==> flow/design.v <==
`timescale 1ns / 1ps
`default_nettype none
module bit_extender(X,Z);
	input wire [15:0] X;
	output wire [31:0] Z;
	wire [31:0] T;
	assign T[15:0] = X[15:0];
	assign T[31] = X[15];
	assign T[30] = X[15];
	assign T[29] = X[15];
	assign T[28] = X[15];
	assign T[27] = X[15];
	assign T[26] = X[15];
	assign T[25] = X[15];
	assign T[24] = X[15];
	assign T[23] = X[15];
	assign T[22] = X[15];
	assign T[21] = X[15];
	assign T[20] = X[15];
	assign T[19] = X[15];
	assign T[18] = X[15];
	assign T[17] = X[15];
	assign T[16] = X[15];
	assign Z = T;
endmodule
`default_nettype wire
`timescale 1ns / 1ps
`default_nettype none
module mux_2to1(X,Y,C,R);
   parameter N = 32;
   input  wire [(N-1):0] X, Y;
   input  wire           C;
   output wire [(N-1):0] R;
   assign R = C ? Y : X;
endmodule
`default_nettype wire
`timescale 1ns / 1ps
`default_nettype none
module mux_4to1(W,X,Y,Z,C,R);
   parameter N = 32;
	input  wire [(N-1):0] W, X, Y, Z;
	input  wire [1:0]     C;
	output wire [(N-1):0] R;
   wire [(N-1):0] mux_lsb_0_out, mux_lsb_1_out;
   mux_2to1 #(.N(N)) MUX_LSB_0 (.X(W), .Y(X), .C(C[0]), .R(mux_lsb_0_out));
   mux_2to1 #(.N(N)) MUX_LSB_1 (.X(Y), .Y(Z), .C(C[0]), .R(mux_lsb_1_out));
   mux_2to1 #(.N(N)) MUX_MSB (.X(mux_lsb_0_out), .Y(mux_lsb_1_out), .C(C[1]), .R(R));
endmodule
`default_nettype wire
`timescale 1ns / 1ps
`default_nettype none
module mux_16to1(X1,X2,X3,X4,X5,X6,X7,X8,X9,X10,X11,X12,X13,X14,X15,X16,C,R);
   parameter N = 32;
	input  wire [(N-1):0] X1, X2, X3, X4, X5, X6, X7, X8,
                         X9, X10, X11, X12, X13, X14, X15, X16;
	input  wire [3:0]     C;
	output wire [(N-1):0] R;
   wire [(N-1):0] mux_lsb_0_out, mux_lsb_1_out, mux_lsb_2_out, mux_lsb_3_out;
   mux_4to1 #(.N(N)) MUX_LSB_0 (.W(X1), .X(X2), .Y(X3), .Z(X4), .C(C[1:0]), .R(mux_lsb_0_out));
   mux_4to1 #(.N(N)) MUX_LSB_1 (.W(X5), .X(X6), .Y(X7), .Z(X8), .C(C[1:0]), .R(mux_lsb_1_out));
   mux_4to1 #(.N(N)) MUX_LSB_2 (.W(X9), .X(X10), .Y(X11), .Z(X12), .C(C[1:0]), .R(mux_lsb_2_out));
   mux_4to1 #(.N(N)) MUX_LSB_3 (.W(X13), .X(X14), .Y(X15), .Z(X16), .C(C[1:0]), .R(mux_lsb_3_out));
   mux_4to1 #(.N(N)) MUX_MSB (.W(mux_lsb_0_out), .X(mux_lsb_1_out),
         .Y(mux_lsb_2_out), .Z(mux_lsb_3_out), .C(C[3:2]), .R(R));
endmodule
`default_nettype wire
`timescale 1ns / 1ps
`default_nettype none
module equals(X,Y,Z);
   parameter N = 32;
	input  wire [(N-1):0] X, Y;
	output wire Z;
   wire [(N-1):0] xnor_result;
   assign xnor_result = ~(X ^ Y);  
   assign Z = & xnor_result;  
endmodule
`default_nettype wire
`timescale 1ns / 1ps
`default_nettype none
module add_1bit(X,Y,C_IN,Z,C_OUT);
	input  wire X;
	input  wire Y;
	input  wire C_IN;
	output wire Z;
	output wire C_OUT;
   wire half_sum;
	assign half_sum = X ^ Y;
	assign Z = half_sum ^ C_IN;
	assign C_OUT = X ? (Y | C_IN) : (Y & C_IN);
endmodule
`default_nettype wire
`timescale 1ns / 1ps
`default_nettype none
module add_32bit(X,Y,C_IN,Z,C_OUT);
	input  wire [31:0] X;
	input  wire [31:0] Y;
	input  wire C_IN;
	output wire [31:0] Z;
	output wire C_OUT;
   wire [30:0] carry;
	add_1bit ADD0 (.X(X[0]), .Y(Y[0]), .C_IN(C_IN), .Z(Z[0]), .C_OUT(carry[0]));
	add_1bit ADD1 (.X(X[1]), .Y(Y[1]), .C_IN(carry[0]), .Z(Z[1]), .C_OUT(carry[1]));
	add_1bit ADD2 (.X(X[2]), .Y(Y[2]), .C_IN(carry[1]), .Z(Z[2]), .C_OUT(carry[2]));
	add_1bit ADD3 (.X(X[3]), .Y(Y[3]), .C_IN(carry[2]), .Z(Z[3]), .C_OUT(carry[3]));
	add_1bit ADD4 (.X(X[4]), .Y(Y[4]), .C_IN(carry[3]), .Z(Z[4]), .C_OUT(carry[4]));
	add_1bit ADD5 (.X(X[5]), .Y(Y[5]), .C_IN(carry[4]), .Z(Z[5]), .C_OUT(carry[5]));
	add_1bit ADD6 (.X(X[6]), .Y(Y[6]), .C_IN(carry[5]), .Z(Z[6]), .C_OUT(carry[6]));
	add_1bit ADD7 (.X(X[7]), .Y(Y[7]), .C_IN(carry[6]), .Z(Z[7]), .C_OUT(carry[7]));
	add_1bit ADD8 (.X(X[8]), .Y(Y[8]), .C_IN(carry[7]), .Z(Z[8]), .C_OUT(carry[8]));
	add_1bit ADD9 (.X(X[9]), .Y(Y[9]), .C_IN(carry[8]), .Z(Z[9]), .C_OUT(carry[9]));
	add_1bit ADD10 (.X(X[10]), .Y(Y[10]), .C_IN(carry[9]), .Z(Z[10]), .C_OUT(carry[10]));
	add_1bit ADD11 (.X(X[11]), .Y(Y[11]), .C_IN(carry[10]), .Z(Z[11]), .C_OUT(carry[11]));
	add_1bit ADD12 (.X(X[12]), .Y(Y[12]), .C_IN(carry[11]), .Z(Z[12]), .C_OUT(carry[12]));
	add_1bit ADD13 (.X(X[13]), .Y(Y[13]), .C_IN(carry[12]), .Z(Z[13]), .C_OUT(carry[13]));
	add_1bit ADD14 (.X(X[14]), .Y(Y[14]), .C_IN(carry[13]), .Z(Z[14]), .C_OUT(carry[14]));
	add_1bit ADD15 (.X(X[15]), .Y(Y[15]), .C_IN(carry[14]), .Z(Z[15]), .C_OUT(carry[15]));
	add_1bit ADD16 (.X(X[16]), .Y(Y[16]), .C_IN(carry[15]), .Z(Z[16]), .C_OUT(carry[16]));
	add_1bit ADD17 (.X(X[17]), .Y(Y[17]), .C_IN(carry[16]), .Z(Z[17]), .C_OUT(carry[17]));
	add_1bit ADD18 (.X(X[18]), .Y(Y[18]), .C_IN(carry[17]), .Z(Z[18]), .C_OUT(carry[18]));
	add_1bit ADD19 (.X(X[19]), .Y(Y[19]), .C_IN(carry[18]), .Z(Z[19]), .C_OUT(carry[19]));
	add_1bit ADD20 (.X(X[20]), .Y(Y[20]), .C_IN(carry[19]), .Z(Z[20]), .C_OUT(carry[20]));
	add_1bit ADD21 (.X(X[21]), .Y(Y[21]), .C_IN(carry[20]), .Z(Z[21]), .C_OUT(carry[21]));
	add_1bit ADD22 (.X(X[22]), .Y(Y[22]), .C_IN(carry[21]), .Z(Z[22]), .C_OUT(carry[22]));
	add_1bit ADD23 (.X(X[23]), .Y(Y[23]), .C_IN(carry[22]), .Z(Z[23]), .C_OUT(carry[23]));
	add_1bit ADD24 (.X(X[24]), .Y(Y[24]), .C_IN(carry[23]), .Z(Z[24]), .C_OUT(carry[24]));
	add_1bit ADD25 (.X(X[25]), .Y(Y[25]), .C_IN(carry[24]), .Z(Z[25]), .C_OUT(carry[25]));
	add_1bit ADD26 (.X(X[26]), .Y(Y[26]), .C_IN(carry[25]), .Z(Z[26]), .C_OUT(carry[26]));
	add_1bit ADD27 (.X(X[27]), .Y(Y[27]), .C_IN(carry[26]), .Z(Z[27]), .C_OUT(carry[27]));
	add_1bit ADD28 (.X(X[28]), .Y(Y[28]), .C_IN(carry[27]), .Z(Z[28]), .C_OUT(carry[28]));
	add_1bit ADD29 (.X(X[29]), .Y(Y[29]), .C_IN(carry[28]), .Z(Z[29]), .C_OUT(carry[29]));
	add_1bit ADD30 (.X(X[30]), .Y(Y[30]), .C_IN(carry[29]), .Z(Z[30]), .C_OUT(carry[30]));
	add_1bit ADD31 (.X(X[31]), .Y(Y[31]), .C_IN(carry[30]), .Z(Z[31]), .C_OUT(C_OUT));
endmodule
`default_nettype wire
`timescale 1ns / 1ps
`default_nettype none
module subtract_1bit(
   X,
   Y,
   C_IN,
   Z,
   C_OUT
);
	input  wire X;
	input  wire Y;
	input  wire C_IN;
	output wire Z;
	output wire C_OUT;
   assign Z = (X^Y)^C_IN;
   assign C_OUT = X ? (Y & C_IN) : (Y | C_IN);
endmodule
`default_nettype wire
`timescale 1ns / 1ps
`default_nettype none
module subtract_32bit(
   X,
   Y,
   C_IN,
   Z,
   C_OUT
);
	input  wire [31:0] X;
	input  wire [31:0] Y;
	input  wire C_IN;
	output wire [31:0] Z;
	output wire C_OUT;
   wire [30:0] carry;
   subtract_1bit sub1_0 (.X(X[0]), .Y(Y[0]), .C_IN(C_IN), .Z(Z[0]), .C_OUT(carry[0]));
   subtract_1bit sub1_1 (.X(X[1]), .Y(Y[1]), .C_IN(carry[0]), .Z(Z[1]), .C_OUT(carry[1]));
   subtract_1bit sub1_2 (.X(X[2]), .Y(Y[2]), .C_IN(carry[1]), .Z(Z[2]), .C_OUT(carry[2]));
   subtract_1bit sub1_3 (.X(X[3]), .Y(Y[3]), .C_IN(carry[2]), .Z(Z[3]), .C_OUT(carry[3]));
   subtract_1bit sub1_4 (.X(X[4]), .Y(Y[4]), .C_IN(carry[3]), .Z(Z[4]), .C_OUT(carry[4]));
   subtract_1bit sub1_5 (.X(X[5]), .Y(Y[5]), .C_IN(carry[4]), .Z(Z[5]), .C_OUT(carry[5]));
   subtract_1bit sub1_6 (.X(X[6]), .Y(Y[6]), .C_IN(carry[5]), .Z(Z[6]), .C_OUT(carry[6]));
   subtract_1bit sub1_7 (.X(X[7]), .Y(Y[7]), .C_IN(carry[6]), .Z(Z[7]), .C_OUT(carry[7]));
   subtract_1bit sub1_8 (.X(X[8]), .Y(Y[8]), .C_IN(carry[7]), .Z(Z[8]), .C_OUT(carry[8]));
   subtract_1bit sub1_9 (.X(X[9]), .Y(Y[9]), .C_IN(carry[8]), .Z(Z[9]), .C_OUT(carry[9]));
   subtract_1bit sub1_10 (.X(X[10]), .Y(Y[10]), .C_IN(carry[9]), .Z(Z[10]), .C_OUT(carry[10]));
   subtract_1bit sub1_11 (.X(X[11]), .Y(Y[11]), .C_IN(carry[10]), .Z(Z[11]), .C_OUT(carry[11]));
   subtract_1bit sub1_12 (.X(X[12]), .Y(Y[12]), .C_IN(carry[11]), .Z(Z[12]), .C_OUT(carry[12]));
   subtract_1bit sub1_13 (.X(X[13]), .Y(Y[13]), .C_IN(carry[12]), .Z(Z[13]), .C_OUT(carry[13]));
   subtract_1bit sub1_14 (.X(X[14]), .Y(Y[14]), .C_IN(carry[13]), .Z(Z[14]), .C_OUT(carry[14]));
   subtract_1bit sub1_15 (.X(X[15]), .Y(Y[15]), .C_IN(carry[14]), .Z(Z[15]), .C_OUT(carry[15]));
   subtract_1bit sub1_16 (.X(X[16]), .Y(Y[16]), .C_IN(carry[15]), .Z(Z[16]), .C_OUT(carry[16]));
   subtract_1bit sub1_17 (.X(X[17]), .Y(Y[17]), .C_IN(carry[16]), .Z(Z[17]), .C_OUT(carry[17]));
   subtract_1bit sub1_18 (.X(X[18]), .Y(Y[18]), .C_IN(carry[17]), .Z(Z[18]), .C_OUT(carry[18]));
   subtract_1bit sub1_19 (.X(X[19]), .Y(Y[19]), .C_IN(carry[18]), .Z(Z[19]), .C_OUT(carry[19]));
   subtract_1bit sub1_20 (.X(X[20]), .Y(Y[20]), .C_IN(carry[19]), .Z(Z[20]), .C_OUT(carry[20]));
   subtract_1bit sub1_21 (.X(X[21]), .Y(Y[21]), .C_IN(carry[20]), .Z(Z[21]), .C_OUT(carry[21]));
   subtract_1bit sub1_22 (.X(X[22]), .Y(Y[22]), .C_IN(carry[21]), .Z(Z[22]), .C_OUT(carry[22]));
   subtract_1bit sub1_23 (.X(X[23]), .Y(Y[23]), .C_IN(carry[22]), .Z(Z[23]), .C_OUT(carry[23]));
   subtract_1bit sub1_24 (.X(X[24]), .Y(Y[24]), .C_IN(carry[23]), .Z(Z[24]), .C_OUT(carry[24]));
   subtract_1bit sub1_25 (.X(X[25]), .Y(Y[25]), .C_IN(carry[24]), .Z(Z[25]), .C_OUT(carry[25]));
   subtract_1bit sub1_26 (.X(X[26]), .Y(Y[26]), .C_IN(carry[25]), .Z(Z[26]), .C_OUT(carry[26]));
   subtract_1bit sub1_27 (.X(X[27]), .Y(Y[27]), .C_IN(carry[26]), .Z(Z[27]), .C_OUT(carry[27]));
   subtract_1bit sub1_28 (.X(X[28]), .Y(Y[28]), .C_IN(carry[27]), .Z(Z[28]), .C_OUT(carry[28]));
   subtract_1bit sub1_29 (.X(X[29]), .Y(Y[29]), .C_IN(carry[28]), .Z(Z[29]), .C_OUT(carry[29]));
   subtract_1bit sub1_30 (.X(X[30]), .Y(Y[30]), .C_IN(carry[29]), .Z(Z[30]), .C_OUT(carry[30]));
   subtract_1bit sub1_31 (.X(X[31]), .Y(Y[31]), .C_IN(carry[30]), .Z(Z[31]), .C_OUT(C_OUT));
endmodule
`default_nettype wire
`timescale 1ns / 1ps
`default_nettype none
module set_less_than_32bit(X,Y,Z);
	input  wire [31:0] X;
	input  wire [31:0] Y;
	output wire Z;
   wire sign_bit_xor, sub_cout;
   wire [31:0] subtract_result;
   assign sign_bit_xor = X[31] ^ Y[31];
   subtract_32bit SUB1 (.X(X), .Y(Y), .Z(subtract_result), .C_IN(1'b0), .C_OUT(sub_cout));
   assign Z = sign_bit_xor ? X[31] : subtract_result[31];
endmodule
`default_nettype wire
`timescale 1ns / 1ps
`default_nettype none
module shift_left_1bit(X,Y,I,Z);
	input  wire [31:0] X;
	input  wire [31:0] Y;
	input  wire [31:0] I;
	output wire Z;
   wire [31:0] index;
   wire lt0, gt31, temp;
   subtract_32bit SUB (.X(I), .Y(Y), .Z(index), .C_IN(1'b0), .C_OUT(temp));
   set_less_than_32bit LT0 (.X(index), .Y(32'd0), .Z(lt0));
   set_less_than_32bit GT31 (.X(32'd31), .Y(index), .Z(gt31));
   assign Z = (lt0 | gt31) ? 1'b0 : X[index];
endmodule
`default_nettype wire
`timescale 1ns / 1ps
`default_nettype none
module shift_right_1bit(X,Y,I,V,Z);
	input  wire [31:0] X, Y, I;
   input  wire V;
	output wire Z;
   wire [31:0] index;
   wire lt32, gte0, temp;
   add_32bit ADD (.X(I), .Y(Y), .Z(index), .C_IN(1'b0), .C_OUT(temp));
   set_less_than_32bit LT32 (.X(index), .Y(32'd32), .Z(lt32));
   set_less_than_32bit GTE0 (.X(32'hffffffff), .Y(index), .Z(gte0));
   assign Z = (lt32 & gte0) ? X[index] : V;
endmodule
`default_nettype wire
`timescale 1ns / 1ps
`default_nettype none
module shift_left_32bit(X,Y,Z);
	input  wire [31:0] X;
	input  wire [31:0] Y;
	output wire [31:0] Z;
   wire [31:0] tempZ;
   shift_left_1bit BIT0 (.X(X), .Y(Y), .I(0), .Z(tempZ[0]));
   shift_left_1bit BIT1 (.X(X), .Y(Y), .I(1), .Z(tempZ[1]));
   shift_left_1bit BIT2 (.X(X), .Y(Y), .I(2), .Z(tempZ[2]));
   shift_left_1bit BIT3 (.X(X), .Y(Y), .I(3), .Z(tempZ[3]));
   shift_left_1bit BIT4 (.X(X), .Y(Y), .I(4), .Z(tempZ[4]));
   shift_left_1bit BIT5 (.X(X), .Y(Y), .I(5), .Z(tempZ[5]));
   shift_left_1bit BIT6 (.X(X), .Y(Y), .I(6), .Z(tempZ[6]));
   shift_left_1bit BIT7 (.X(X), .Y(Y), .I(7), .Z(tempZ[7]));
   shift_left_1bit BIT8 (.X(X), .Y(Y), .I(8), .Z(tempZ[8]));
   shift_left_1bit BIT9 (.X(X), .Y(Y), .I(9), .Z(tempZ[9]));
   shift_left_1bit BIT10 (.X(X), .Y(Y), .I(10), .Z(tempZ[10]));
   shift_left_1bit BIT11 (.X(X), .Y(Y), .I(11), .Z(tempZ[11]));
   shift_left_1bit BIT12 (.X(X), .Y(Y), .I(12), .Z(tempZ[12]));
   shift_left_1bit BIT13 (.X(X), .Y(Y), .I(13), .Z(tempZ[13]));
   shift_left_1bit BIT14 (.X(X), .Y(Y), .I(14), .Z(tempZ[14]));
   shift_left_1bit BIT15 (.X(X), .Y(Y), .I(15), .Z(tempZ[15]));
   shift_left_1bit BIT16 (.X(X), .Y(Y), .I(16), .Z(tempZ[16]));
   shift_left_1bit BIT17 (.X(X), .Y(Y), .I(17), .Z(tempZ[17]));
   shift_left_1bit BIT18 (.X(X), .Y(Y), .I(18), .Z(tempZ[18]));
   shift_left_1bit BIT19 (.X(X), .Y(Y), .I(19), .Z(tempZ[19]));
   shift_left_1bit BIT20 (.X(X), .Y(Y), .I(20), .Z(tempZ[20]));
   shift_left_1bit BIT21 (.X(X), .Y(Y), .I(21), .Z(tempZ[21]));
   shift_left_1bit BIT22 (.X(X), .Y(Y), .I(22), .Z(tempZ[22]));
   shift_left_1bit BIT23 (.X(X), .Y(Y), .I(23), .Z(tempZ[23]));
   shift_left_1bit BIT24 (.X(X), .Y(Y), .I(24), .Z(tempZ[24]));
   shift_left_1bit BIT25 (.X(X), .Y(Y), .I(25), .Z(tempZ[25]));
   shift_left_1bit BIT26 (.X(X), .Y(Y), .I(26), .Z(tempZ[26]));
   shift_left_1bit BIT27 (.X(X), .Y(Y), .I(27), .Z(tempZ[27]));
   shift_left_1bit BIT28 (.X(X), .Y(Y), .I(28), .Z(tempZ[28]));
   shift_left_1bit BIT29 (.X(X), .Y(Y), .I(29), .Z(tempZ[29]));
   shift_left_1bit BIT30 (.X(X), .Y(Y), .I(30), .Z(tempZ[30]));
   shift_left_1bit BIT31 (.X(X), .Y(Y), .I(31), .Z(tempZ[31]));
   mux_2to1 SPECIAL_CASE (.X(tempZ), .Y(32'b0), .C(Y[31]), .R(Z));
endmodule
`default_nettype wire
`timescale 1ns / 1ps
`default_nettype none
module shift_right_logical_32bit(X,Y,Z);
	input  wire [31:0] X;
	input  wire [31:0] Y;
	output wire [31:0] Z;
   wire [31:0] tempZ;
   shift_right_1bit BIT0 (.X(X), .Y(Y), .I(0), .V(1'b0), .Z(tempZ[0]));
   shift_right_1bit BIT1 (.X(X), .Y(Y), .I(1), .V(1'b0), .Z(tempZ[1]));
   shift_right_1bit BIT2 (.X(X), .Y(Y), .I(2), .V(1'b0), .Z(tempZ[2]));
   shift_right_1bit BIT3 (.X(X), .Y(Y), .I(3), .V(1'b0), .Z(tempZ[3]));
   shift_right_1bit BIT4 (.X(X), .Y(Y), .I(4), .V(1'b0), .Z(tempZ[4]));
   shift_right_1bit BIT5 (.X(X), .Y(Y), .I(5), .V(1'b0), .Z(tempZ[5]));
   shift_right_1bit BIT6 (.X(X), .Y(Y), .I(6), .V(1'b0), .Z(tempZ[6]));
   shift_right_1bit BIT7 (.X(X), .Y(Y), .I(7), .V(1'b0), .Z(tempZ[7]));
   shift_right_1bit BIT8 (.X(X), .Y(Y), .I(8), .V(1'b0), .Z(tempZ[8]));
   shift_right_1bit BIT9 (.X(X), .Y(Y), .I(9), .V(1'b0), .Z(tempZ[9]));
   shift_right_1bit BIT10 (.X(X), .Y(Y), .I(10), .V(1'b0), .Z(tempZ[10]));
   shift_right_1bit BIT11 (.X(X), .Y(Y), .I(11), .V(1'b0), .Z(tempZ[11]));
   shift_right_1bit BIT12 (.X(X), .Y(Y), .I(12), .V(1'b0), .Z(tempZ[12]));
   shift_right_1bit BIT13 (.X(X), .Y(Y), .I(13), .V(1'b0), .Z(tempZ[13]));
   shift_right_1bit BIT14 (.X(X), .Y(Y), .I(14), .V(1'b0), .Z(tempZ[14]));
   shift_right_1bit BIT15 (.X(X), .Y(Y), .I(15), .V(1'b0), .Z(tempZ[15]));
   shift_right_1bit BIT16 (.X(X), .Y(Y), .I(16), .V(1'b0), .Z(tempZ[16]));
   shift_right_1bit BIT17 (.X(X), .Y(Y), .I(17), .V(1'b0), .Z(tempZ[17]));
   shift_right_1bit BIT18 (.X(X), .Y(Y), .I(18), .V(1'b0), .Z(tempZ[18]));
   shift_right_1bit BIT19 (.X(X), .Y(Y), .I(19), .V(1'b0), .Z(tempZ[19]));
   shift_right_1bit BIT20 (.X(X), .Y(Y), .I(20), .V(1'b0), .Z(tempZ[20]));
   shift_right_1bit BIT21 (.X(X), .Y(Y), .I(21), .V(1'b0), .Z(tempZ[21]));
   shift_right_1bit BIT22 (.X(X), .Y(Y), .I(22), .V(1'b0), .Z(tempZ[22]));
   shift_right_1bit BIT23 (.X(X), .Y(Y), .I(23), .V(1'b0), .Z(tempZ[23]));
   shift_right_1bit BIT24 (.X(X), .Y(Y), .I(24), .V(1'b0), .Z(tempZ[24]));
   shift_right_1bit BIT25 (.X(X), .Y(Y), .I(25), .V(1'b0), .Z(tempZ[25]));
   shift_right_1bit BIT26 (.X(X), .Y(Y), .I(26), .V(1'b0), .Z(tempZ[26]));
   shift_right_1bit BIT27 (.X(X), .Y(Y), .I(27), .V(1'b0), .Z(tempZ[27]));
   shift_right_1bit BIT28 (.X(X), .Y(Y), .I(28), .V(1'b0), .Z(tempZ[28]));
   shift_right_1bit BIT29 (.X(X), .Y(Y), .I(29), .V(1'b0), .Z(tempZ[29]));
   shift_right_1bit BIT30 (.X(X), .Y(Y), .I(30), .V(1'b0), .Z(tempZ[30]));
   shift_right_1bit BIT31 (.X(X), .Y(Y), .I(31), .V(1'b0), .Z(tempZ[31]));
   mux_2to1 SPECIAL_CASE (.X(tempZ), .Y(32'b0), .C(Y[31]), .R(Z));
endmodule
`default_nettype wire
`timescale 1ns / 1ps
`default_nettype none
module shift_right_arithmetic_32bit(X,Y,Z);
	input  wire [31:0] X;
	input  wire [31:0] Y;
	output wire [31:0] Z;
   wire [31:0] tempZ;
   shift_right_1bit BIT0 (.X(X), .Y(Y), .I(0), .V(X[31]), .Z(tempZ[0]));
   shift_right_1bit BIT1 (.X(X), .Y(Y), .I(1), .V(X[31]), .Z(tempZ[1]));
   shift_right_1bit BIT2 (.X(X), .Y(Y), .I(2), .V(X[31]), .Z(tempZ[2]));
   shift_right_1bit BIT3 (.X(X), .Y(Y), .I(3), .V(X[31]), .Z(tempZ[3]));
   shift_right_1bit BIT4 (.X(X), .Y(Y), .I(4), .V(X[31]), .Z(tempZ[4]));
   shift_right_1bit BIT5 (.X(X), .Y(Y), .I(5), .V(X[31]), .Z(tempZ[5]));
   shift_right_1bit BIT6 (.X(X), .Y(Y), .I(6), .V(X[31]), .Z(tempZ[6]));
   shift_right_1bit BIT7 (.X(X), .Y(Y), .I(7), .V(X[31]), .Z(tempZ[7]));
   shift_right_1bit BIT8 (.X(X), .Y(Y), .I(8), .V(X[31]), .Z(tempZ[8]));
   shift_right_1bit BIT9 (.X(X), .Y(Y), .I(9), .V(X[31]), .Z(tempZ[9]));
   shift_right_1bit BIT10 (.X(X), .Y(Y), .I(10), .V(X[31]), .Z(tempZ[10]));
   shift_right_1bit BIT11 (.X(X), .Y(Y), .I(11), .V(X[31]), .Z(tempZ[11]));
   shift_right_1bit BIT12 (.X(X), .Y(Y), .I(12), .V(X[31]), .Z(tempZ[12]));
   shift_right_1bit BIT13 (.X(X), .Y(Y), .I(13), .V(X[31]), .Z(tempZ[13]));
   shift_right_1bit BIT14 (.X(X), .Y(Y), .I(14), .V(X[31]), .Z(tempZ[14]));
   shift_right_1bit BIT15 (.X(X), .Y(Y), .I(15), .V(X[31]), .Z(tempZ[15]));
   shift_right_1bit BIT16 (.X(X), .Y(Y), .I(16), .V(X[31]), .Z(tempZ[16]));
   shift_right_1bit BIT17 (.X(X), .Y(Y), .I(17), .V(X[31]), .Z(tempZ[17]));
   shift_right_1bit BIT18 (.X(X), .Y(Y), .I(18), .V(X[31]), .Z(tempZ[18]));
   shift_right_1bit BIT19 (.X(X), .Y(Y), .I(19), .V(X[31]), .Z(tempZ[19]));
   shift_right_1bit BIT20 (.X(X), .Y(Y), .I(20), .V(X[31]), .Z(tempZ[20]));
   shift_right_1bit BIT21 (.X(X), .Y(Y), .I(21), .V(X[31]), .Z(tempZ[21]));
   shift_right_1bit BIT22 (.X(X), .Y(Y), .I(22), .V(X[31]), .Z(tempZ[22]));
   shift_right_1bit BIT23 (.X(X), .Y(Y), .I(23), .V(X[31]), .Z(tempZ[23]));
   shift_right_1bit BIT24 (.X(X), .Y(Y), .I(24), .V(X[31]), .Z(tempZ[24]));
   shift_right_1bit BIT25 (.X(X), .Y(Y), .I(25), .V(X[31]), .Z(tempZ[25]));
   shift_right_1bit BIT26 (.X(X), .Y(Y), .I(26), .V(X[31]), .Z(tempZ[26]));
   shift_right_1bit BIT27 (.X(X), .Y(Y), .I(27), .V(X[31]), .Z(tempZ[27]));
   shift_right_1bit BIT28 (.X(X), .Y(Y), .I(28), .V(X[31]), .Z(tempZ[28]));
   shift_right_1bit BIT29 (.X(X), .Y(Y), .I(29), .V(X[31]), .Z(tempZ[29]));
   shift_right_1bit BIT30 (.X(X), .Y(Y), .I(30), .V(X[31]), .Z(tempZ[30]));
   shift_right_1bit BIT31 (.X(X), .Y(Y), .I(31), .V(X[31]), .Z(tempZ[31]));
   wire [31:0] test_minus1;
   wire [1:0] spec_cases;
   wire temp, test_gt31, test_lt0;
   add_32bit TEST_MINUS1_ADD (.X(X), .Y(32'b1), .Z(test_minus1), .C_IN(1'b0), .C_OUT(temp));
   set_less_than_32bit LT0 (.X(Y), .Y(32'b0), .Z(test_lt0));
   set_less_than_32bit GT31 (.X(32'd31), .Y(Y), .Z(test_gt31));
   assign spec_cases[0] = 1'b0;  
   assign spec_cases[1] = test_gt31 | test_lt0;
   mux_4to1 SPECIALCASES (.W(tempZ), .X(32'b0), .Y(32'b0), .Z(32'b0), .C(spec_cases), .R(Z));
endmodule
`default_nettype wire
`timescale 1ns / 1ps
`default_nettype none
module alu(X,Y,op_code,Z,overflow,equal,zero);
	input  wire [31:0] X;
	input  wire [31:0] Y;
	input  wire [3:0] op_code;
	output wire [31:0] Z;
	output wire overflow;
	output wire equal;
	output wire zero;
   wire [31:0] and_output, or_output,  xor_output, nor_output, add_output,
               sub_output, slt_output, srl_output, sra_output, sll_output;
   wire add_cout, sub_cout;
   assign and_output = X & Y;
   assign or_output  = X | Y;
   assign xor_output = X ^ Y;
   assign nor_output = ~or_output;
   add_32bit ADDER (.X(X), .Y(Y), .C_IN(1'b0), .Z(add_output), .C_OUT(add_cout));
   subtract_32bit SUBTRACTER (.X(X), .Y(Y), .C_IN(1'b0), .Z(sub_output), .C_OUT(sub_cout));
   set_less_than_32bit SLT (.X(X), .Y(Y), .Z(slt_output[0]));
   assign slt_output[31:1] = 31'b0;
   shift_right_logical_32bit SRL (.X(Y), .Y(X), .Z(srl_output));
   shift_right_arithmetic_32bit SRA (.X(Y), .Y(X), .Z(sra_output));
   shift_left_32bit SLL (.X(Y), .Y(X), .Z(sll_output));
   mux_16to1 RESULT_MUX
             (.X1(and_output),
              .X2(or_output),
              .X3(xor_output),
              .X4(nor_output),
              .X5(32'b0),
              .X6(add_output),
              .X7(sub_output),
              .X8(slt_output),
              .X9(srl_output),
              .X10(sll_output),
              .X11(sra_output),
              .X12(32'b0),
              .X13(32'b0),
              .X14(32'b0),
              .X15(32'b0),
              .X16(32'b0),
              .C(op_code),
              .R(Z));
    mux_16to1 #(.N(1)) VALIDITY_MUX
              (.X1(1'b1),
               .X2(1'b1),
               .X3(1'b1),
               .X4(1'b1),
               .X5(1'b1),  
               .X6(1'b1),
               .X7(1'b1),
               .X8(1'b1),
               .X9(1'b1),
               .X10(1'b1),
               .X11(1'b1),
               .X12(1'b0),
               .X13(1'b0),
               .X14(1'b0),
               .X15(1'b0),
               .X16(1'b0),
               .C(op_code),
               .R(is_valid));
    wire is_valid, sub_equal_0, z_equal_0, overflow_bit;
    wire [1:0] op_is_add_sub;
    equals #(.N(4)) IS_ADD (.X(op_code), .Y(4'b0101), .Z(op_is_add_sub[1]));
    equals #(.N(4)) IS_SUB (.X(op_code), .Y(4'b0110), .Z(op_is_add_sub[0]));
    equals #(.N(32)) SUB_IS_0 (.X(sub_output), .Y(32'b0), .Z(sub_equal_0));
    equals #(.N(32)) Z_IS_0 (.X(Z), .Y(32'b0), .Z(z_equal_0));
    wire sub_overflow = (X[31] ^ Y[31]) ? (X[31] ^ Z[31]) : 0;
    wire add_overflow = (X[31] ^ Y[31]) ? 0 : (X[31] ^ Z[31]);
    mux_4to1 #(.N(1)) OVERFLOW (.W(1'b0), .X(sub_overflow), .Y(add_overflow),
                                .Z(1'b0), .R(overflow_bit), .C(op_is_add_sub));
    assign equal = is_valid ? sub_equal_0 : 1'b0;
    assign zero = is_valid ? z_equal_0 : 1'b0;
    assign overflow = is_valid ? overflow_bit : 1'b0;
endmodule
`default_nettype wire
`timescale 1ns / 1ps
`default_nettype none
module alu_control(alu_op, opcode, F, op);
	input  wire [2:0] alu_op;  
   input  wire [5:0] opcode;
	input  wire [5:0] F;
	output reg [3:0] op;
	always @(*) begin
      op <= 4'b0101;  
      if (alu_op == 3'b000) begin
         if (opcode == 6'b001000) op <= 4'b0101;   
         else if (opcode == 6'b001100) op <= 4'b0000;   
         else if (opcode == 6'b001101) op <= 4'b0001;   
         else if (opcode == 6'b001010) op <= 4'b0111;   
         else if (opcode == 6'b001110) op <= 4'b0010;   
      end  
      else if (alu_op == 3'b001 || alu_op == 3'b100) op <= 4'b0101;
		else if (alu_op == 3'b010) op <= 4'b0110;
		else if (alu_op === 3'b011) begin
         if (F == 6'b100100) op <= 4'b0000;  
         else if (F == 6'b100101) op <= 4'b0001;  
         else if (F == 6'b100110) op <= 4'b0010;  
         else if (F == 6'b100111) op <= 4'b0011;  
         else if (F == 6'b100000) op <= 4'b0101;  
         else if (F == 6'b100010) op <= 4'b0110;  
         else if (F == 6'b101010) op <= 4'b0111;  
         else if (F == 6'b000010) op <= 4'b1000;  
         else if (F == 6'b000000) op <= 4'b1001;  
         else if (F == 6'b000011) op <= 4'b1010;  
		end
	end
endmodule
`default_nettype wire
`timescale 1ns / 1ps
`default_nettype none
module control_unit(cclk, rstb, I, State, PcWriteCond, PcWrite, IorD, MemRead, MemWrite,
   MemToReg, IrWrite, PcSource, AluOp, AluSrcA, AluSrcB, RegWrite, RegDst, NextState);
   input  wire cclk, rstb;
	input  wire [31:0] I;
   input  wire [3:0] State;
   output wire PcWrite, IorD, MemRead, MemWrite, MemToReg, IrWrite, RegWrite;
   output wire [1:0] PcSource, PcWriteCond, AluSrcA, AluSrcB, RegDst;
   output wire [2:0] AluOp;
   output reg  [3:0] NextState;
	wire R;   
   wire RS;  
	wire L;   
	wire S;   
	wire B;   
   wire J;   
   wire JAL;
	assign R = ~I[31] & ~I[30] & ~I[29] & ~I[28] & ~I[27] & ~I[26];
   assign RS = R & (I[5:2] == 4'b0000);
	assign L = I[31] & ~I[30] & ~I[29] & ~I[28] & I[27] & I[26];
	assign S = I[31] & ~I[30] & I[29] & ~I[28] & I[27] & I[26];
	assign B = ~I[31] & ~I[30] & ~I[29] & I[28] & ~I[27];
   assign J = (~I[31] & ~I[30] & ~I[29] & ~I[28] & I[27]) | (R & (I[20:0] == 20'd8));
   assign JAL = J & (I[31:26] == 6'b000011);
   assign PcWrite = (State == 4'b0000 | State == 4'b1001) ? 1'b1 : 1'b0;
   assign PcWriteCond = (State == 4'b1000) ? {B & I[26], B & ~I[26]} : 2'b0;
   assign IorD = (State == 4'b0011 | State == 4'b0101) ? 1'b1 : 1'b0;
   assign MemRead = (State == 4'b0000 | State == 4'b0011) ? 1'b1 : 1'b0;
   assign MemWrite = (State == 4'b0101) ? 1'b1 : 1'b0;
   assign MemToReg = (State == 4'b0100) ? 1'b1 : 1'b0;
   assign IrWrite = (State == 4'b0000) ? 1'b1 : 1'b0;
   assign RegWrite = (State == 4'b0100 | State == 4'b0111 | State == 4'b1011 | State == 4'b1101) ? 1'b1 : 1'b0;
   assign RegDst = (State == 4'b1101) ? 2'b10
         : (State == 4'b0111 ? 1'b1 : 1'b0);
   assign AluSrcA = (State == 4'b0010 | State == 4'b0110 |
         State == 4'b1000 | State == 4'b1010) ? (R & RS ? 2'b10 : 2'b01) : 2'b00;
   assign AluSrcB = (State == 4'b0000) ? 2'b01
         : ((State == 4'b0001) ? 2'b11
            : ((State == 4'b0010 | State == 4'b1010) ? 2'b10 : 2'b00));
   assign PcSource = (State == 4'b1000) ? 2'b01
         : ((State == 4'b1001) ? (R ? 2'b11 : 2'b10) : 2'b00);
	assign AluOp = (State == 4'b0000 | State == 4'b0001) ? 3'b100
      : (R ? 3'b011
         : (B ? 3'b010
            : ((L | S) ? 3'b001 : 3'b000)));
   always @(posedge cclk) begin
      if (~rstb) begin
         NextState <= 4'b0000;
      end else begin
         case (State)
         4'b0000: NextState <= 4'b0001;
         4'b0001: begin
            if (JAL) NextState <= 4'b1101;
            else if (J) NextState <= 4'b1001;
            else if (B) NextState <= 4'b1000;
            else if (L | S) NextState <= 4'b0010;
            else if (R) NextState <= 4'b0110;
            else NextState <= 4'b1010;
         end
         4'b0010: begin
            if (L) NextState <= 4'b0011;
            else if (S) NextState <= 4'b0101;
            else NextState <= 4'b1111;
         end
         4'b0011: begin
            if (L) NextState <= 4'b0100;
            else NextState <= 4'b1111;
         end
         4'b0100: begin
            if (L) NextState <= 4'b0000;
            else NextState <= 4'b1111;
         end
         4'b0101: begin
            if (S) NextState <= 4'b1100;
            else NextState <= 4'b1111;
         end
         4'b0110: begin
            if (R) NextState <= 4'b0111;
            else NextState <= 4'b1111;
         end
         4'b0111: begin
            if (R) NextState <= 4'b0000;
            else NextState <= 4'b1111;
         end
         4'b1000: begin
            if (B) NextState <= 4'b1100;
            else NextState <= 4'b1111;
         end
         4'b1001: begin
            if (J) NextState <= 4'b1100;
            else NextState <= 4'b1111;
         end
         4'b1010: begin
            if (~R && ~J) NextState <= 4'b1011;
            else NextState <= 4'b1111;
         end
         4'b1011: begin
            if (~R && ~J) NextState <= 4'b0000;
            else NextState <= 4'b1111;
         end
         4'b1100: NextState <= 4'b0000;
         4'b1101: begin
            if (JAL) NextState <= 4'b1001;
            else NextState <= 4'b1111;
         end
         default: NextState <= 4'b1111;
         endcase
      end
   end
endmodule
`default_nettype wire
`timescale 1ns / 1ps
`default_nettype none
module register_file(cclk,rstb,write,read_reg_0,read_reg_1,write_reg,write_data,reg0,reg1);
	input  wire cclk;
	input  wire rstb;
	input  wire write;
	input  wire [4:0] read_reg_0;
	input  wire [4:0] read_reg_1;
	input  wire [4:0] write_reg;
	input  wire [31:0] write_data;
	output wire [31:0] reg0;
	output wire [31:0] reg1;
   reg [31:0] registers[31:0];
   assign reg0 = registers[read_reg_0];
   assign reg1 = registers[read_reg_1];
   always @(posedge cclk) begin
      if (~rstb) begin
         registers[0] <= 32'b0;
         registers[1] <= 32'b0;
         registers[2] <= 32'b0;
         registers[3] <= 32'b0;
         registers[4] <= 32'b0;
         registers[5] <= 32'b0;
         registers[6] <= 32'b0;
         registers[7] <= 32'b0;
         registers[8] <= 32'b0;
         registers[9] <= 32'b0;
         registers[10] <= 32'b0;
         registers[11] <= 32'b0;
         registers[12] <= 32'b0;
         registers[13] <= 32'b0;
         registers[14] <= 32'b0;
         registers[15] <= 32'b0;
         registers[16] <= 32'b0;
         registers[17] <= 32'b0;
         registers[18] <= 32'b0;
         registers[19] <= 32'b0;
         registers[20] <= 32'b0;
         registers[21] <= 32'b0;
         registers[22] <= 32'b0;
         registers[23] <= 32'b0;
         registers[24] <= 32'b0;
         registers[25] <= 32'b0;
         registers[26] <= 32'b0;
         registers[27] <= 32'b0;
         registers[28] <= 32'b0;
         registers[29] <= 32'b0;
         registers[30] <= 32'b0;
         registers[31] <= 32'b0;
      end else begin
         if (write) begin
            registers[write_reg] <= write_data;
         end
      end
   end
endmodule
`default_nettype wire
`timescale 1ns/1ps
`default_nettype none
module mips(clk, rstb, mem_wr_data, mem_addr, mem_rd_data, mem_wr_ena, PC);
	input wire clk, rstb;
	output wire mem_wr_ena;
	output wire [31:0] mem_wr_data, mem_addr;
	input wire [31:0] mem_rd_data;             
	output reg [31:0] PC;
   reg  [31:0] MemDataReg, InstReg, RegA, RegB, AluOut;
   wire [4:0] RegFile_WriteAddr;
   wire [31:0] RegFile_WriteData;
   wire [31:0] RegFile_Data0, RegFile_Data1, AluAMux, AluBMux;
   wire Ctl_PcWrite, Ctl_IorD, Ctl_MemRead, Ctl_MemWrite,
        Ctl_MemToReg, Ctl_IrWrite, Ctl_RegWrite;
   wire [1:0] Ctl_PcWriteCond, Ctl_PcSource, Ctl_AluSrcA, Ctl_AluSrcB, Ctl_RegDst;
   wire [2:0] Ctl_AluOp;
   wire [3:0] Ctl_State;
   wire [3:0] AluCtl_AluOpcode;
   wire Alu_Zero;
   wire [31:0] Alu_Z;
   wire [31:0] SignExtend_Out;
   assign mem_addr = Ctl_IorD ? AluOut : PC;
   assign mem_wr_data = RegB;
   assign mem_wr_ena = Ctl_MemWrite;
   assign RegFile_WriteAddr = Ctl_RegDst[1] ? 5'd31 : (Ctl_RegDst[0] ? InstReg[15:11] : InstReg[20:16]);
   assign RegFile_WriteData = Ctl_RegDst[1] ? PC : (Ctl_MemToReg ? mem_rd_data : AluOut);
   assign AluAMux = Ctl_AluSrcA[1] ? InstReg[10:6] : (Ctl_AluSrcA[0] ? RegA : PC);
   assign AluBMux = Ctl_AluSrcB[1]
      ? (Ctl_AluSrcB[0] ? {SignExtend_Out[29:0],2'b0} : SignExtend_Out)
      : (Ctl_AluSrcB[0] ? 32'd4 : RegB);
	register_file REGFILE (.cclk(clk), .rstb(rstb), .write(Ctl_RegWrite),
         .write_reg(RegFile_WriteAddr), .write_data(RegFile_WriteData),
         .read_reg_0(InstReg[25:21]), .read_reg_1(InstReg[20:16]),
         .reg0(RegFile_Data0), .reg1(RegFile_Data1));
   control_unit CONTROL (.cclk(clk), .rstb(rstb), .I(InstReg), .State(Ctl_State),
      .PcWriteCond(Ctl_PcWriteCond), .PcWrite(Ctl_PcWrite), .IorD(Ctl_IorD),
      .MemRead(Ctl_MemRead), .MemWrite(Ctl_MemWrite), .MemToReg(Ctl_MemToReg),
      .IrWrite(Ctl_IrWrite), .PcSource(Ctl_PcSource), .AluOp(Ctl_AluOp),
      .AluSrcA(Ctl_AluSrcA), .AluSrcB(Ctl_AluSrcB), .RegWrite(Ctl_RegWrite),
      .RegDst(Ctl_RegDst), .NextState(Ctl_State));
   alu_control ALU_CONTROL (.alu_op(Ctl_AluOp),
      .opcode(InstReg[31:26]), .F(InstReg[5:0]), .op(AluCtl_AluOpcode));
   alu ALU (.X(AluAMux), .Y(AluBMux), .op_code(AluCtl_AluOpcode), .Z(Alu_Z), .zero(Alu_Zero));
   bit_extender SIGN_EXTEND (.X(InstReg[15:0]), .Z(SignExtend_Out));
   always @(posedge clk) begin
      if (~rstb) begin
         MemDataReg <= 32'b0;
         InstReg <= 32'b0;
         RegA <= 32'b0;
         RegB <= 32'b0;
         AluOut <= 32'b0;
         PC <= 32'h00400000;
      end else begin
         RegA <= RegFile_Data0;
         RegB <= RegFile_Data1;
         if (Ctl_MemToReg) MemDataReg <= mem_rd_data;
         if (Ctl_IrWrite) InstReg <= mem_rd_data;
         AluOut <= Alu_Z;
         if (Ctl_PcWrite || (Ctl_PcWriteCond[0] & Alu_Zero) ||
              (Ctl_PcWriteCond[1] & ~Alu_Zero)) begin
            case (Ctl_PcSource)
            2'b00: PC <= Alu_Z;
            2'b01: PC <= AluOut;
            2'b10: PC <= {PC[31:28], InstReg[25:0], 2'b0};
            2'b11: PC <= RegA;
            endcase
         end
      end
   end
endmodule
`default_nettype wire
---- From RTL to reports: mips ----
Module mips before and after one edit of its RTL, step after step.
Lines under "unedited" count in the file above, lines under "edited" in the edited file.
"difference": "edited" minus "unedited" as printed here. "relative change": 100 x difference / "unedited".
Not given: n/a
set-up
  design top .............................. mips
  clock ................................... clk
  library ................................. sky130hd
  corner .................................. tt_025C_1v80

---- Edit of the RTL ----
The edit as a unified diff against the file above.
This change comes from a script, not from a designer. The edited design behaves differently; no optimisation was intended.
begin of diff
@@ -713,5 +713,5 @@
          if (Ctl_IrWrite) InstReg <= mem_rd_data;
          AluOut <= Alu_Z;
-         if (Ctl_PcWrite || (Ctl_PcWriteCond[0] & Alu_Zero) ||
+         if ((Ctl_PcWrite || (Ctl_PcWriteCond[0] & Alu_Zero)) &&
               (Ctl_PcWriteCond[1] & ~Alu_Zero)) begin
             case (Ctl_PcSource)
end of diff

---- Word level ----
Counts by Yosys on the flattened word-level netlist (proc, flatten, opt, wreduce; memories kept). Register bits leave out memories and registers merged into their read ports (data or address). Print and check cells are left out.
Yosys's memory passes give these memory sizes; they may raise the number of words (mostly to a power of two), join words into wider ones and drop unused or constant bits.
operators by class
  what                              unedited  edited  difference  relative change (%)
  eq/ne operators                   36        36      0           0.00
  multiplexer cells                 1184      1184    0           0.00
  shift operators                   64        64      0           0.00
  bitwise logic cells               4642      4642    0           0.00
  reductions and logical operators  13        13      0           0.00
operators by type and width
  kind                                                               unedited  edited  difference  relative change (%)
  1-bit logical OR                                                   3         2       -1          -33.33
  1-bit logical AND                                                  1         2       +1          +100.00
  1-bit bitwise XOR                                                  1879      1879    0           0.00
  1-bit OR                                                           1762      1762    0           0.00
  1-bit two-way mux                                                  1105      1105    0           0.00
  1-bit bitwise AND                                                  949       949     0           0.00
  32-bit by 32-bit variable part select with 1-bit output            64        64      0           0.00
  1-bit NOT                                                          47        47      0           0.00
  4-bit two-way mux                                                  30        30      0           0.00
  32-bit two-way mux                                                 24        24      0           0.00
  2-bit two-way mux                                                  12        12      0           0.00
  6-bit == test (second input constant)                              7         7       0           0.00
  4-bit == test (second input constant)                              6         6       0           0.00
  3-bit two-way mux                                                  6         6       0           0.00
  6-bit by 4-bit == test with 1-bit output (second input constant)   5         5       0           0.00
  4-bit by 3-bit == test with 1-bit output (second input constant)   4         4       0           0.00
  5-bit two-way mux                                                  4         4       0           0.00
  6-bit by 2-bit == test with 1-bit output (second input constant)   3         3       0           0.00
  2-bit == test (second input constant)                              2         2       0           0.00
  4-bit by 2-bit == test with 1-bit output (second input constant)   2         2       0           0.00
  1-bit zero test                                                    2         2       0           0.00
  4-bit zero test                                                    2         2       0           0.00
  32-bit NOT                                                         2         2       0           0.00
  32-bit bitwise AND                                                 1         1       0           0.00
  2-bit by 1-bit == test with 1-bit output (second input constant)   1         1       0           0.00
  21-bit by 4-bit == test with 1-bit output (second input constant)  1         1       0           0.00
  3-bit by 1-bit == test with 1-bit output (second input constant)   1         1       0           0.00
  3-bit by 2-bit == test with 1-bit output (second input constant)   1         1       0           0.00
Not every row of either side is listed.
word-level totals
  what                        unedited  edited  difference  relative change (%)
  elaborated cells            5945      5945    0           0.00
  output and inout port bits  97        97      0           0.00
  memories kept               1         1       0           0.00
  RAM bits                    1024      1024    0           0.00
  input port bits             34        34      0           0.00
  bits in registers           100       100     0           0.00

---- Logic depth ----
Depth = most cells in a row (Yosys ltp): at word level without a register or memory, in the mapped netlist without a sequential cell, where the memories' decode and read muxes count.
logic depth
  what                          unedited  edited  difference  relative change (%)
  depth in word-level cells     86        86      0           0.00
  ABC_AREA                      0         0       n/a         n/a
  mapped depth                  63        59      -4          -6.35
  depth with buffers taken out  54        51      -3          -5.56

---- Netlist ----
The flow's flattened synthesis, as Yosys stat reports it; memories are mapped. The netlist is that of the ABC_AREA named above (0 if unset); the other value can give another one.
cells by type
  cell type                   unedited  edited  difference  relative change (%)
  sky130_fd_sc_hd__mux2i_1    252       296     +44         +17.46
  sky130_fd_sc_hd__o31ai_1    43        15      -28         -65.12
  sky130_fd_sc_hd__nor3_1     115       88      -27         -23.48
  sky130_fd_sc_hd__clkbuf_1   447       421     -26         -5.82
  sky130_fd_sc_hd__and3_1     35        11      -24         -68.57
  sky130_fd_sc_hd__o21ai_0    170       147     -23         -13.53
  sky130_fd_sc_hd__mux2_2     52        75      +23         +44.23
  sky130_fd_sc_hd__nand2_1    383       403     +20         +5.22
  sky130_fd_sc_hd__a22oi_1    40        20      -20         -50.00
  sky130_fd_sc_hd__o211ai_1   55        36      -19         -34.55
  sky130_fd_sc_hd__nor2_1     1396      1380    -16         -1.15
  sky130_fd_sc_hd__a211oi_1   46        30      -16         -34.78
  sky130_fd_sc_hd__buf_2      40        25      -15         -37.50
  sky130_fd_sc_hd__a2111oi_0  18        5       -13         -72.22
  sky130_fd_sc_hd__a21boi_0   15        3       -12         -80.00
  sky130_fd_sc_hd__maj3_1     21        10      -11         -52.38
  sky130_fd_sc_hd__a311oi_1   19        9       -10         -52.63
  sky130_fd_sc_hd__a21o_1     12        2       -10         -83.33
Not every row of either side is listed.
synthesis totals
  what                            unedited   edited     difference  relative change (%)
  cell count                      8389       8224       -165        -1.97
  buffer cells                    584        544        -40         -6.85
  synthesis area (mm²)            0.0979164  0.0971482  -0.0007682  -0.78
  flip-flops                      1198       1198       0           0.00
  area of sequential cells (mm²)  0.0342328  0.0342328  0.0000000   0.00
By module: a second synthesis without flattening, with its own total; a netlist apart from the flattened one above.
second synthesis, totals
  what                                     unedited  edited     difference  relative change (%)
  cell total of the unflattened synthesis  43791     43812      +21         +0.05
  area (unflattened synthesis) (mm²)       0.423301  0.4233097  +0.0000087  0.00
Rows give one instance, submodules left out.
modules, unedited
  module               seq. area (mm²)  area (mm²)  cells  instances
  subtract_1bit        0                0.0000325   4      7296
  add_1bit             0                0.0000338   2      2080
  register_file        0.0307495        0.0559399   4646   1
  shift_right_1bit     0                0.0003578   34     64
  shift_left_1bit      0                0.0003416   26     32
  mux_2to1 (N=32)      0                0.0005443   36     18
  mips                 0.0032031        0.0079301   784    1
  set_less_than_32bit  0                0.0000163   4      195
  alu                  0                0.0016103   200    1
  mux_2to1             0                0.0005443   36     2
  control_unit         0.0000801        0.0008233   127    1
  equals (N=32)        0                0.0003466   43     2
  mux_2to1 (N=1)       0                0.000015    1      18
  bit_extender         0                0.0002402   32     1
unedited: Further modules, not shown: 12.
modules, edited
  module               seq. area (mm²)  area (mm²)  cells  instances
  subtract_1bit        0                0.0000325   4      7296
  add_1bit             0                0.0000338   2      2080
  register_file        0.0307495        0.0559399   4646   1
  shift_right_1bit     0                0.0003578   34     64
  shift_left_1bit      0                0.0003416   26     32
  mux_2to1 (N=32)      0                0.0005443   36     18
  mips                 0.0032031        0.0079389   805    1
  set_less_than_32bit  0                0.0000163   4      195
  alu                  0                0.0016103   200    1
  mux_2to1             0                0.0005443   36     2
  control_unit         0.0000801        0.0008233   127    1
  equals (N=32)        0                0.0003466   43     2
  mux_2to1 (N=1)       0                0.000015    1      18
  bit_extender         0                0.0002402   32     1
edited: Further modules, not shown: 12.

---- Path before layout ----
Path of least setup slack by OpenSTA after synthesis, without wires, with an ideal clock, recovery checks aside; 20% of the period is set as input and as output delay. Where synthesis merged equal registers, the netlist keeps one of their names.
timing path after synthesis
  what                                 unedited        edited                 difference  relative change (%)
  path kind                            reg-to-reg      reg-to-reg             n/a         n/a
  start                                reg InstReg[4]  reg CONTROL.NextState  n/a         n/a
  end                                  reg PC[22]      reg PC[22]             n/a         n/a
  required time (ns)                   12.875          12.877                 +0.002      +0.02
  path delay (ns)                      12.098          11.033                 -1.065      -8.80
  path slack (ns)                      0.902           1.966                  +1.064      n/a
  library setup time (ns)              0.125           0.123                  -0.002      n/a
  arrival time (ns)                    11.973          10.910                 -1.063      -8.88
  period (ns)                          13.0            13.0                   0.0         0.00
  stages on the path                   52              48                     -4          -7.69
  time at the first pin (ns)           0.000           0.000                  0.000       n/a
  path buffers                         5               3                      -2          -40.00
  period reached after synthesis (ns)  12.098          11.034                 -1.064      -8.79
"path delay" is the arrival time less input delay plus setup time.
"stages on the path": output pins that drive a net of the path, with the launching flip-flop's if there is one; two outputs of one cell count as two.
"period reached after synthesis" is the clock period less the worst setup slack; recovery checks do not enter. This is arithmetic on one report: input and output delays are still those of the set period (20% each).
An end named without its bit number is one bit of that signal or, where synthesis recoded a state register, one of its new flip-flops.
The rows between start and end are the longest chain of elaborated cells between them; the timing report does not say that the signal goes this way. Where chains are equally long, one stands for them.
Each line given opens the expression or statement behind the cell; cells for indexed reads and writes are added by Yosys, which also makes memories of some case tables.
A register here has more assigning lines than the two given.
between the ends, after synthesis, unedited
  cell sequence ........................... sky130_fd_sc_hd__dfxtp_1 > sky130_fd_sc_hd__buf_6 > sky130_fd_sc_hd__or4_4 > sky130_fd_sc_hd__buf_6 > sky130_fd_sc_hd__nor4_4 > sky130_fd_sc_hd__or2_2 > sky130_fd_sc_hd__clkbuf_1 > sky130_fd_sc_hd__inv_1 > sky130_fd_sc_hd__ha_1 > sky130_fd_sc_hd__ha_1 > sky130_fd_sc_hd__ha_1 > sky130_fd_sc_hd__ha_1 > sky130_fd_sc_hd__ha_1 > sky130_fd_sc_hd__ha_1 > sky130_fd_sc_hd__ha_1 > sky130_fd_sc_hd__ha_1 > sky130_fd_sc_hd__ha_1 > sky130_fd_sc_hd__ha_1 > [16 not listed] > sky130_fd_sc_hd__nor4_1 > sky130_fd_sc_hd__nand3_1 > sky130_fd_sc_hd__or3_1 > sky130_fd_sc_hd__a222oi_1 > sky130_fd_sc_hd__a31oi_1 > sky130_fd_sc_hd__a2111oi_0 > sky130_fd_sc_hd__a32oi_1 > sky130_fd_sc_hd__a2111oi_0 > sky130_fd_sc_hd__nand4_1 > sky130_fd_sc_hd__nor4_1 > sky130_fd_sc_hd__nand4_1 > sky130_fd_sc_hd__nor4_2 > sky130_fd_sc_hd__nand4_1 > sky130_fd_sc_hd__nor4_4 > sky130_fd_sc_hd__nor3_1 > sky130_fd_sc_hd__buf_6 > sky130_fd_sc_hd__buf_6 > sky130_fd_sc_hd__mux2i_1
  cells in the longest elaborated chain ... 80
  elaborated cells on any way between the ends .. 5807
  those cells by class .................... eq/ne: 9; shift: 64; mux: 1129; logic: 4600; reduce/logical: 5
RTL lines, path after synthesis, unedited
  what                   line  text
  from (decl)            665   reg  [31:0] MemDataReg, InstReg, RegA, RegB, AluOut;
  from (assign)          704   InstReg <= 32'b0;
  from (assign)          713   if (Ctl_IrWrite) InstReg <= mem_rd_data;
  4-bit zero test        507   assign RS = R & (I[5:2] == 4'b0000);
  1-bit bitwise AND      507
  1-bit bitwise AND      524   State == 4'b1000 | State == 4'b1010) ? (R & RS ? 2'b10 : 2'b01) : 2'b00;
  2-bit two-way mux      524
  2-bit two-way mux      523   assign AluSrcA = (State == 4'b0010 | State == 4'b0110 |
  32-bit two-way mux x2  683   assign AluAMux = Ctl_AluSrcA[1] ? InstReg[10:6] : (Ctl_AluSrcA[0] ? RegA : PC);
  1-bit two-way mux      150   assign C_OUT = X ? (Y & C_IN) : (Y | C_IN);
  [61 not listed]        n/a
  1-bit two-way mux      212   assign Z = sign_bit_xor ? X[31] : subtract_result[31];
  32-bit two-way mux x4  34    assign R = C ? Y : X;
  32-bit NOT             74    assign xnor_result = ~(X ^ Y);
  32-bit AND reduction   75    assign Z = & xnor_result;
  1-bit two-way mux      451   assign zero = is_valid ? z_equal_0 : 1'b0;
  1-bit bitwise AND      715   if (Ctl_PcWrite || (Ctl_PcWriteCond[0] & Alu_Zero) ||
  1-bit logical OR x2    715
  to (assign)            718   2'b00: PC <= Alu_Z;
  to (assign)            719   2'b01: PC <= AluOut;
  to (decl)              664   output reg [31:0] PC;
between the ends, after synthesis, edited
  cell sequence ........................... sky130_fd_sc_hd__dfxtp_1 > sky130_fd_sc_hd__buf_2 > sky130_fd_sc_hd__buf_6 > sky130_fd_sc_hd__o41ai_1 > sky130_fd_sc_hd__nor4_2 > sky130_fd_sc_hd__nor3_2 > sky130_fd_sc_hd__inv_1 > sky130_fd_sc_hd__ha_1 > sky130_fd_sc_hd__ha_1 > sky130_fd_sc_hd__ha_1 > sky130_fd_sc_hd__ha_1 > sky130_fd_sc_hd__ha_1 > sky130_fd_sc_hd__ha_1 > sky130_fd_sc_hd__ha_1 > sky130_fd_sc_hd__ha_1 > sky130_fd_sc_hd__ha_1 > sky130_fd_sc_hd__ha_1 > sky130_fd_sc_hd__ha_1 > [12 not listed] > sky130_fd_sc_hd__ha_1 > sky130_fd_sc_hd__ha_1 > sky130_fd_sc_hd__ha_1 > sky130_fd_sc_hd__ha_1 > sky130_fd_sc_hd__nor4_1 > sky130_fd_sc_hd__nand4_1 > sky130_fd_sc_hd__or3_1 > sky130_fd_sc_hd__a32oi_1 > sky130_fd_sc_hd__o41ai_1 > sky130_fd_sc_hd__or3_1 > sky130_fd_sc_hd__or3_1 > sky130_fd_sc_hd__nor4_1 > sky130_fd_sc_hd__nand4_1 > sky130_fd_sc_hd__or4_4 > sky130_fd_sc_hd__nor3_4 > sky130_fd_sc_hd__a31o_1 > sky130_fd_sc_hd__buf_6 > sky130_fd_sc_hd__mux2_1
  cells in the longest elaborated chain ... 80
  elaborated cells on any way between the ends .. 5815
  those cells by class .................... eq/ne: 13; shift: 64; mux: 1127; logic: 4604; reduce/logical: 7
RTL lines, path after synthesis, edited
  what                                      line  text
  from (decl)                               498   output reg  [3:0] NextState;
  from (assign)                             536   NextState <= 4'b0000;
  from (assign)                             539   4'b0000: NextState <= 4'b0001;
  4-bit by 2-bit == test with 1-bit output  527   : ((State == 4'b0010 | State == 4'b1010) ? 2'b10 : 2'b00));
  1-bit OR                                  527
  2-bit two-way mux                         527
  2-bit two-way mux                         526   : ((State == 4'b0001) ? 2'b11
  2-bit two-way mux                         525   assign AluSrcB = (State == 4'b0000) ? 2'b01
  32-bit two-way mux                        686   : (Ctl_AluSrcB[0] ? 32'd4 : RegB);
  32-bit two-way mux                        684   assign AluBMux = Ctl_AluSrcB[1]
  [63 not listed]                           n/a
  32-bit two-way mux x4                     34    assign R = C ? Y : X;
  32-bit NOT                                74    assign xnor_result = ~(X ^ Y);
  32-bit AND reduction                      75    assign Z = & xnor_result;
  1-bit two-way mux                         451   assign zero = is_valid ? z_equal_0 : 1'b0;
  1-bit bitwise AND                         715   if ((Ctl_PcWrite || (Ctl_PcWriteCond[0] & Alu_Zero)) &&
  1-bit logical OR                          715
  1-bit logical AND                         715
  to (assign)                               718   2'b00: PC <= Alu_Z;
  to (assign)                               719   2'b01: PC <= AluOut;
  to (decl)                                 664   output reg [31:0] PC;

---- Path in the finished layout ----
From the final timing report of the runs of set A: the path of least setup slack in the routed layout; clock arrival at registers is part of the times.
timing path after layout
  what                        unedited        edited                 difference  relative change (%)
  path kind                   reg-to-reg      reg-to-reg             n/a         n/a
  start                       reg InstReg[3]  reg CONTROL.NextState  n/a         n/a
  end                         reg PC[10]      reg PC[29]             n/a         n/a
  time at the first pin (ns)  0.74            0.73                   -0.01       -1.35
  path slack (ns)             0.43            0.39                   -0.04       n/a
  arrival time (ns)           13.23           13.30                  +0.07       +0.53
  stages on the path          52              52                     0           0.00
  path buffers                1               5                      +4          +400.00
  period (ns)                 13.0            13.0                   0.0         0.00
  required time (ns)          13.66           13.69                  +0.03       +0.22
  library setup time (ns)     0.08            0.07                   -0.01       n/a
An end named without its bit number is one bit of that signal or, where synthesis recoded a state register, one of its new flip-flops.
The rows between start and end are the longest chain of elaborated cells between them; the timing report does not say that the signal goes this way. Where chains are equally long, one stands for them.
A register here has more assigning lines than the two given.
between the ends, after layout, unedited
  cell sequence ........................... sky130_fd_sc_hd__dfxtp_1 > sky130_fd_sc_hd__or4_1 > sky130_fd_sc_hd__o211ai_1 > sky130_fd_sc_hd__nand3_2 > sky130_fd_sc_hd__ha_1 > sky130_fd_sc_hd__inv_1 > sky130_fd_sc_hd__ha_1 > sky130_fd_sc_hd__inv_1 > sky130_fd_sc_hd__ha_1 > sky130_fd_sc_hd__ha_1 > sky130_fd_sc_hd__ha_1 > sky130_fd_sc_hd__ha_1 > sky130_fd_sc_hd__ha_1 > sky130_fd_sc_hd__ha_1 > sky130_fd_sc_hd__ha_1 > sky130_fd_sc_hd__ha_1 > sky130_fd_sc_hd__ha_1 > sky130_fd_sc_hd__ha_1 > [16 not listed] > sky130_fd_sc_hd__ha_1 > sky130_fd_sc_hd__nor4_1 > sky130_fd_sc_hd__nand3_1 > sky130_fd_sc_hd__or3_1 > sky130_fd_sc_hd__a222oi_1 > sky130_fd_sc_hd__a31oi_1 > sky130_fd_sc_hd__a2111oi_0 > sky130_fd_sc_hd__a32oi_1 > sky130_fd_sc_hd__a2111oi_2 > sky130_fd_sc_hd__nand4_1 > sky130_fd_sc_hd__nor4_1 > sky130_fd_sc_hd__nand4_1 > sky130_fd_sc_hd__nor4_2 > sky130_fd_sc_hd__nand4_1 > sky130_fd_sc_hd__nor4_4 > sky130_fd_sc_hd__nor3_2 > sky130_fd_sc_hd__buf_12 > sky130_fd_sc_hd__o31ai_1
  cells in the longest elaborated chain ... 80
  elaborated cells on any way between the ends .. 5807
  those cells by class .................... eq/ne: 9; shift: 64; mux: 1129; logic: 4600; reduce/logical: 5
RTL lines, path after layout, unedited
  what                   line  text
  from (decl)            665   reg  [31:0] MemDataReg, InstReg, RegA, RegB, AluOut;
  from (assign)          704   InstReg <= 32'b0;
  from (assign)          713   if (Ctl_IrWrite) InstReg <= mem_rd_data;
  4-bit zero test        507   assign RS = R & (I[5:2] == 4'b0000);
  1-bit bitwise AND      507
  1-bit bitwise AND      524   State == 4'b1000 | State == 4'b1010) ? (R & RS ? 2'b10 : 2'b01) : 2'b00;
  2-bit two-way mux      524
  2-bit two-way mux      523   assign AluSrcA = (State == 4'b0010 | State == 4'b0110 |
  32-bit two-way mux x2  683   assign AluAMux = Ctl_AluSrcA[1] ? InstReg[10:6] : (Ctl_AluSrcA[0] ? RegA : PC);
  1-bit two-way mux      150   assign C_OUT = X ? (Y & C_IN) : (Y | C_IN);
  [61 not listed]        n/a
  1-bit two-way mux      212   assign Z = sign_bit_xor ? X[31] : subtract_result[31];
  32-bit two-way mux x4  34    assign R = C ? Y : X;
  32-bit NOT             74    assign xnor_result = ~(X ^ Y);
  32-bit AND reduction   75    assign Z = & xnor_result;
  1-bit two-way mux      451   assign zero = is_valid ? z_equal_0 : 1'b0;
  1-bit bitwise AND      715   if (Ctl_PcWrite || (Ctl_PcWriteCond[0] & Alu_Zero) ||
  1-bit logical OR x2    715
  to (assign)            718   2'b00: PC <= Alu_Z;
  to (assign)            719   2'b01: PC <= AluOut;
  to (decl)              664   output reg [31:0] PC;
between the ends, after layout, edited
  cell sequence ........................... sky130_fd_sc_hd__dfxtp_2 > sky130_fd_sc_hd__or4_2 > sky130_fd_sc_hd__buf_4 > sky130_fd_sc_hd__nor2_1 > sky130_fd_sc_hd__a211oi_4 > sky130_fd_sc_hd__buf_4 > sky130_fd_sc_hd__ha_1 > sky130_fd_sc_hd__ha_1 > sky130_fd_sc_hd__ha_1 > sky130_fd_sc_hd__ha_1 > sky130_fd_sc_hd__ha_1 > sky130_fd_sc_hd__ha_1 > sky130_fd_sc_hd__ha_1 > sky130_fd_sc_hd__ha_1 > sky130_fd_sc_hd__ha_1 > sky130_fd_sc_hd__ha_1 > sky130_fd_sc_hd__ha_1 > sky130_fd_sc_hd__ha_1 > [16 not listed] > sky130_fd_sc_hd__ha_1 > sky130_fd_sc_hd__nor4_1 > sky130_fd_sc_hd__nand3_1 > sky130_fd_sc_hd__or3_1 > sky130_fd_sc_hd__nand2_1 > sky130_fd_sc_hd__o41ai_1 > sky130_fd_sc_hd__nor4_1 > sky130_fd_sc_hd__buf_4 > sky130_fd_sc_hd__nand2_1 > sky130_fd_sc_hd__or3_1 > sky130_fd_sc_hd__nor4_2 > sky130_fd_sc_hd__buf_4 > sky130_fd_sc_hd__nand4_1 > sky130_fd_sc_hd__or4_4 > sky130_fd_sc_hd__nor3_4 > sky130_fd_sc_hd__a31o_2 > sky130_fd_sc_hd__buf_4 > sky130_fd_sc_hd__mux2i_1
RTL lines, path after layout, edited
  what           line  text
  from (decl)    498   output reg  [3:0] NextState;
  from (assign)  536   NextState <= 4'b0000;
  from (assign)  539   4'b0000: NextState <= 4'b0001;
  to (assign)    718   2'b00: PC <= Alu_Z;
  to (assign)    719   2'b01: PC <= AluOut;
  to (decl)      664   output reg [31:0] PC;
edited: No chain of elaborated cells between the ends is given.

---- Flow runs ----
Runs of the flow (Yosys, OpenROAD) on both versions; the two runs of a pair have the same settings. The constraints put input and output delay at 20% of the set period each and load the outputs with 0.01 pF.
flow settings, set A
  CORE_UTILIZATION ........................ 40
  PLACE_DENSITY ........................... 0.6
  period_ns ............................... 13.0
  CAP_MARGIN .............................. 20
  CORE_MARGIN ............................. 2
  SLEW_MARGIN ............................. 20
results, set A
  what                                       unedited   edited     difference  relative change (%)
  total die area (mm²)                       0.248767   0.24683    -0.001937   -0.78
  final setup TNS (ns)                       0.000      0.000      0.000       n/a
  standard-cell area after routing (mm²)     0.107503   0.106919   -0.000584   -0.54
  power (µW)                                 13039      10780      -2259       -17.32
  worst setup slack after layout (ns)        0.431      0.393      -0.038      n/a
  chip area in the Yosys report (mm²)        0.0979164  0.0971482  -0.0007682  -0.78
  period achieved (ns)                       12.569     12.607     +0.038      +0.30
  post-layout utilization (%)                44.2       44.4       +0.2        n/a
  worst hold slack in the final report (ns)  0.472      0.454      -0.018      n/a
flow settings, set B
  ABC_AREA ................................ 0
  CORE_MARGIN ............................. 9
  CORE_UTILIZATION ........................ 43
  CTS_CLUSTER_DIAMETER .................... 75
  SETUP_SLACK_MARGIN ...................... -0.05
  TNS_END_PERCENT ......................... 20
  period_ns ............................... 7.81
  CAP_MARGIN .............................. 20
  SLEW_MARGIN ............................. 20
results, set B
  what                                       unedited   edited     difference  relative change (%)
  total die area (mm²)                       0.245213   0.24336    -0.001853   -0.76
  final setup TNS (ns)                       -145.606   -134.975   +10.631     n/a
  standard-cell area after routing (mm²)     0.115816   0.113717   -0.002099   -1.81
  power (µW)                                 23304      18437      -4867       -20.88
  worst setup slack after layout (ns)        -3.225     -2.899     +0.326      n/a
  chip area in the Yosys report (mm²)        0.0979164  0.0971482  -0.0007682  -0.78
  period achieved (ns)                       11.035     10.709     -0.326      -2.95
  post-layout utilization (%)                51.3       50.6       -0.7        n/a
  worst hold slack in the final report (ns)  0.454      0.453      -0.001      n/a
"period achieved" = clock period - worst setup slack. The figure is calculated, with input and output delays left at 20% of the set period.
By "power" is meant OpenSTA's value without simulated activity: inputs other than the clock are taken to toggle once in ten clock periods, and the tool carries that through the logic.
